==> flow/design.v <==
module control_unit(
    input clk, rst,
    output reg a_sel, b_sel, PP1_CE, PP2_CE, add, PR_CE, PI_CE
);
    parameter S1 = 3'b001,
              S2 = 3'b010,
              S3 = 3'b011,
              S4 = 3'b100,
              S5 = 3'b101;
    reg [2:0] state, next;
    always @(posedge clk or posedge rst) begin
        if (rst)
            state <= S1;
        else
            state <= next;
    end
    always @(*) begin
        next = S1;
        PP1_CE = 0;
        PP2_CE = 0;
        add = 0;
        PR_CE = 0;
        PI_CE = 0;
        a_sel = 0;
        b_sel = 0;
        case (state) 
            S1: begin
					if(!rst)
                next = S2;
                PP1_CE = 1;
            end
            S2: begin
                next = S3;
                a_sel = 1;
                b_sel = 1;					 
                PP2_CE = 1;
            end
            S3: begin
                next = S4;
                b_sel = 1;
                PP1_CE = 1;					
                add = 1;
                PR_CE = 1;
            end
            S4: begin
                next = S5;
                a_sel = 1;
                PP2_CE = 1;
            end
            S5: begin
                next = S1;
                PI_CE = 1;
            end
        endcase
    end
endmodule
module datapath(
    input clk, rst,
    input a_sel, b_sel, PP1_CE, PP2_CE, add, PR_CE, PI_CE,
    input [11:0] ar, ai, br, bi,
    output reg [23:0] Pr, Pi
);
    wire [11:0] a_mux, b_mux;
    reg [23:0] PP1, PP2, PPs;
    wire [23:0] pro;
    assign a_mux = a_sel ? ai : ar;
    assign b_mux = b_sel ? bi : br;
    assign pro = a_mux * b_mux;  
    always @(posedge clk or posedge rst) begin
        if (rst) begin
            PP1 <= 0;
            PP2 <= 0;
        end else begin
            if (PP1_CE) 
                PP1 <= pro;
            if (PP2_CE) 
                PP2 <= pro;
        end
    end
    always @(*) begin
        if (!add)
            PPs = PP1 + PP2;
        else
            PPs = PP1 - PP2;
    end
    always @(posedge clk or posedge rst) begin
        if (rst) begin
            Pr <= 0;
            Pi <= 0;
        end else begin
            if (PR_CE) 
                Pr <= PPs;
            if (PI_CE) 
                Pi <= PPs;
        end
    end
endmodule
module top(
    input rst, clk,
    input [11:0] ar, ai, br, bi,
    output [23:0] Pi, Pr
);
    wire PP1_CE, PP2_CE, a_sel, b_sel, add, PI_CE, PR_CE;
    control_unit uut1(
        .clk(clk),
        .rst(rst),
        .a_sel(a_sel),
        .b_sel(b_sel),
        .PP1_CE(PP1_CE),
        .PP2_CE(PP2_CE),
        .add(add),
        .PR_CE(PR_CE),
        .PI_CE(PI_CE)
    );
    datapath uut2(
        .clk(clk),
        .rst(rst),
        .a_sel(a_sel),
        .b_sel(b_sel),
        .PP1_CE(PP1_CE),
        .PP2_CE(PP2_CE),
        .add(add),
        .PR_CE(PR_CE),
        .PI_CE(PI_CE),
        .ar(ar),
        .ai(ai),
        .br(br),
        .bi(bi),
        .Pr(Pr),
        .Pi(Pi)
    );
endmodule
# Tool chain data of top
# Tool output for the design above before and after an edit, in the order of the flow.
# Lines under "before" count in the file above, lines under "after" in the edited file.
# "diff" is "after" less "before", of the values as shown; "change_rel_pct" is that difference over "before", in percent.
# Operators: Yosys type, input widths -> output width; for muxes data width and select width s.
# Cell names lack the library's common part.
# The mark n/a stands for no value.
# design
top	top
clock_port	clk
cell_library	sky130hd
lib_corner	tt_025C_1v80

# The edit
# The edit as a unified diff against the file above.
# The edited RTL no longer does the same as the RTL above: the edit was made by script, with no optimisation intended.
# begin of diff
@@ -62,5 +62,5 @@
 );
     wire [11:0] a_mux, b_mux;
-    reg [23:0] PP1, PP2, PPs;
+    reg [22:0] PP1, PP2, PPs;
     wire [23:0] pro;
     assign a_mux = a_sel ? ai : ar;
# end of diff

# Elaborated design
# Counts by Yosys on the flattened word-level netlist (proc, flatten, opt, wreduce; memories kept). Register bits leave out memories and registers merged into their read ports (data or address); mux counts leave out enables and synchronous resets folded into registers. Print and check cells are left out. Cells with the same type and inputs are merged into one.
# bits
element	before	after	diff	change_rel_pct
regBits	99	95	-4	-4.04
in_bits	50	50	0	0.00
output_inout_bits	48	48	0	0.00
elab_cells	26	26	0	0.00
# classes
element	before	after	diff	change_rel_pct
n_addsub	2	2	0	0.00
n_mul	1	1	0	0.00
equal	5	5	0	0.00
n_mux	10	10	0	0.00
reduce_logical	3	3	0	0.00
# op_table
operator	before	after	diff	change_rel_pct
$add 24x24->24	1	0	-1	-100.00
$mul 12x12->24	1	0	-1	-100.00
$mux 24	1	0	-1	-100.00
$sub 24x24->24	1	0	-1	-100.00
$add 23x23->23	0	1	1	n/a
$mul 12x12->23	0	1	1	n/a
$mux 23	0	1	1	n/a
$sub 23x23->23	0	1	1	n/a
# Unchanged operator kinds not shown: 8.

# Depth
# Longest topological path by Yosys (ltp), each cell counted once; first at word level (registers and memories cut), then after technology mapping (sequential cells cut; the memories' decode and read muxes count).
# logic_depth
element	before	after	diff	change_rel_pct
depth_word	5	5	0	0.00
ABC_AREA	0	0	n/a	n/a
ltp_mapped	26	25	-1	-3.85
depth_no_buf	22	22	0	0.00

# Synthesis result
# The flow's flattened synthesis, as Yosys stat reports it; memories are mapped. The netlist is that of the ABC_AREA named above (0 if unset); the other value can give another one.
# mapped
element	before	after	diff	change_rel_pct
stdcells	1213	1116	-97	-8.00
yosys_area_um2	10571.4	10158.5	-412.9	-3.91
sequential_area_um2	2528.7	2428.6	-100.1	-3.96
ff_cells	101	97	-4	-3.96
buffers	39	37	-2	-5.13
# by_type
cell_type	before	after	diff	change_rel_pct
nand2_1	222	180	-42	-18.92
a21oi_1	78	48	-30	-38.46
inv_1	159	139	-20	-12.58
nor2_1	96	111	15	15.62
mux2_2	50	63	13	26.00
nor3_1	20	11	-9	-45.00
o31ai_1	11	2	-9	-81.82
a31oi_1	3	11	8	266.67
o21ai_0	39	32	-7	-17.95
nor4_1	7	0	-7	-100.00
o21bai_1	9	3	-6	-66.67
and2_1	13	8	-5	-38.46
nand2b_1	9	4	-5	-55.56
dfrtp_1	100	96	-4	-4.00
ha_1	86	82	-4	-4.65
xnor2_1	41	45	4	9.76
nor3b_1	5	1	-4	-80.00
clkbuf_1	32	29	-3	-9.38
# Unchanged cell types not shown: 6.
# Not every row of either side is listed.
# By module: a second synthesis without flattening, with its own total; a netlist apart from the flattened one above.
# unflattened
element	before	after	diff	change_rel_pct
hier_cells	1114	1075	-39	-3.50
hier_area_um2	10518.8	10154.7	-364.1	-3.46
# Each row is one instance without its submodules.
# by_module_before
mod	n_inst	n_cells	area_um2	mod_seq_area_um2
datapath	1	1101	10341.2	2402.3
control_unit	1	13	177.7	126.4
top	1	0	0.0	0.0
# by_module_after
mod	n_inst	n_cells	area_um2	mod_seq_area_um2
datapath	1	1062	9977.1	2302.2
control_unit	1	13	177.7	126.4
top	1	0	0.0	0.0

# Path before layout
# Source: OpenSTA report_checks on the synthesized netlist (no wires, ideal clock, input and output delay 20% of the period each), path of least setup slack; recovery checks are left aside. Register names are those of the netlist, which keeps one name where synthesis merged equal registers.
# synth_path
element	before	after	diff	change_rel_pct
path_type	in2reg	in2reg	n/a	n/a
startpoint	input port br[4]	input port ar[5]	n/a	n/a
endpoint	register uut2.PP2[16]	register uut2.PP2[16]	n/a	n/a
tclk_ns	7.0	7.0	0.0	0.00
in_delay_ns	1.400	1.400	0.000	0.00
setup_ns	0.135	0.131	-0.004	n/a
launch_ns	1.400	1.400	0.000	0.00
t_arrival_ns	6.260	6.252	-0.008	-0.13
required_ns	6.865	6.869	0.004	0.06
setup_slack_ns	0.605	0.617	0.012	n/a
delay_ns	4.995	4.983	-0.012	-0.24
stages	20	18	-2	-10.00
n_path_buf	2	0	-2	-100.00
synth_period_reached_ns	6.395	6.383	-0.012	-0.19
# "delay_ns" = arrival - input delay + setup time.
# "stages": output pins that drive a net of the path, with the launching flip-flop's if there is one; two outputs of one cell count as two.
# "synth_period_reached_ns" = period - worst setup slack (recovery checks aside). The figure is calculated, with input and output delays left at 20% of the set period.
# The rows between start and end are the longest chain of elaborated cells between them; the timing report does not say that the signal goes this way. Where chains are equally long, one stands for them.
# Each line given opens the expression or statement behind the cell; cells for indexed reads and writes are added by Yosys, which also makes memories of some case tables.
# synth_via_before
path_cell_list	mux2_2 -> clkbuf_1 -> nand2_1 -> fa_1 -> inv_1 -> fa_1 -> fa_1 -> fa_1 -> inv_1 -> fa_1 -> inv_1 -> ha_1 -> clkbuf_1 -> a21oi_1 -> nand2_1 -> a21o_1 -> or3_1 -> o21ai_0 -> xor2_1 -> o21ai_0
elab_chain_len	2
cells_between	2
lines_between	2
classes_between	mul: 1; mux: 1
# synth_rtl_before
element	line	source
from (decl)	100	input [11:0] ar, ai, br, bi,
$mux 12	67	assign b_mux = b_sel ? bi : br;
$mul 12x12->24	68	assign pro = a_mux * b_mux;
to (assign)	72	PP2 <= 0;
to (assign)	77	PP2 <= pro;
to (decl)	64	reg [23:0] PP1, PP2, PPs;
# synth_via_after
path_cell_list	mux2i_1 -> nor2_1 -> fa_1 -> inv_1 -> fa_1 -> inv_1 -> fa_1 -> fa_1 -> inv_1 -> fa_1 -> inv_1 -> ha_1 -> a2111o_1 -> o21ai_2 -> o21ai_2 -> a21oi_1 -> nor4b_1 -> or3_1
elab_chain_len	2
cells_between	2
lines_between	2
classes_between	mul: 1; mux: 1
# synth_rtl_after
element	line	source
from (decl)	100	input [11:0] ar, ai, br, bi,
$mux 12	66	assign a_mux = a_sel ? ai : ar;
$mul 12x12->23	68	assign pro = a_mux * b_mux;
to (assign)	72	PP2 <= 0;
to (assign)	77	PP2 <= pro;
to (decl)	64	reg [22:0] PP1, PP2, PPs;

# Path in the finished layout
# From the final timing report of the runs of set A: the path of least setup slack in the routed layout; clock arrival at registers is part of the times.
# layout_path
element	before	after	diff	change_rel_pct
path_type	in2reg	in2reg	n/a	n/a
startpoint	input port ar[8]	input port ai[8]	n/a	n/a
endpoint	register uut2.PP2[17]	register uut2.PP2[20]	n/a	n/a
tclk_ns	7.0	7.0	0.0	0.00
in_delay_ns	1.40	1.40	0.00	0.00
setup_ns	0.11	0.12	0.01	n/a
launch_ns	1.40	1.40	0.00	0.00
t_arrival_ns	6.78	6.73	-0.05	-0.74
required_ns	7.25	7.22	-0.03	-0.41
setup_slack_ns	0.47	0.49	0.02	n/a
stages	20	19	-1	-5.00
n_path_buf	3	1	-2	-66.67
# The rows between start and end are the longest chain of elaborated cells between them; the timing report does not say that the signal goes this way. Where chains are equally long, one stands for them.
# layout_via_before
path_cell_list	clkdlybuf4s50_1 -> nand2_1 -> nand2_1 -> nand2_1 -> fa_1 -> inv_1 -> fa_1 -> inv_1 -> fa_1 -> fa_1 -> fa_1 -> inv_1 -> ha_1 -> nand3_1 -> buf_4 -> o311ai_0 -> buf_4 -> a31oi_1 -> xnor2_1 -> mux2_2
elab_chain_len	2
cells_between	2
lines_between	2
classes_between	mul: 1; mux: 1
# layout_rtl_before
element	line	source
from (decl)	100	input [11:0] ar, ai, br, bi,
$mux 12	66	assign a_mux = a_sel ? ai : ar;
$mul 12x12->24	68	assign pro = a_mux * b_mux;
to (assign)	72	PP2 <= 0;
to (assign)	77	PP2 <= pro;
to (decl)	64	reg [23:0] PP1, PP2, PPs;
# layout_via_after
path_cell_list	clkdlybuf4s50_1 -> nand2_1 -> nand2_1 -> nand2_1 -> fa_1 -> fa_1 -> inv_1 -> fa_1 -> fa_1 -> inv_1 -> fa_1 -> inv_1 -> ha_1 -> a2111o_1 -> o21ai_2 -> o31ai_4 -> a21boi_2 -> nor4b_1 -> or3_1
elab_chain_len	2
cells_between	2
lines_between	2
classes_between	mul: 1; mux: 1
# layout_rtl_after
element	line	source
from (decl)	100	input [11:0] ar, ai, br, bi,
$mux 12	66	assign a_mux = a_sel ? ai : ar;
$mul 12x12->23	68	assign pro = a_mux * b_mux;
to (assign)	72	PP2 <= 0;
to (assign)	77	PP2 <= pro;
to (decl)	64	reg [22:0] PP1, PP2, PPs;

# Layout results
# Both versions went through the flow (Yosys, OpenROAD) with the same settings in each pair. Constraints: input delay and output delay 20% of the set period each, output load 0.01 pF.
# flow_settings_set_A
period_ns	7.0
CAP_MARGIN	20
CORE_MARGIN	2
CORE_UTILIZATION	40
SLEW_MARGIN	20
# results_set_A
element	before	after	diff	change_rel_pct
synth_chip_area_um2	10571.4	10158.5	-412.9	-3.91
die_area_um2	27745.6	26686.5	-1059.1	-3.82
final_cell_area_um2	12562.0	11984.0	-578.0	-4.60
util_pct	48.3	47.9	-0.4	n/a
worstSetupSlack_ns	0.469	0.493	0.024	n/a
hold_worst_slack_ns	0.451	0.456	0.005	n/a
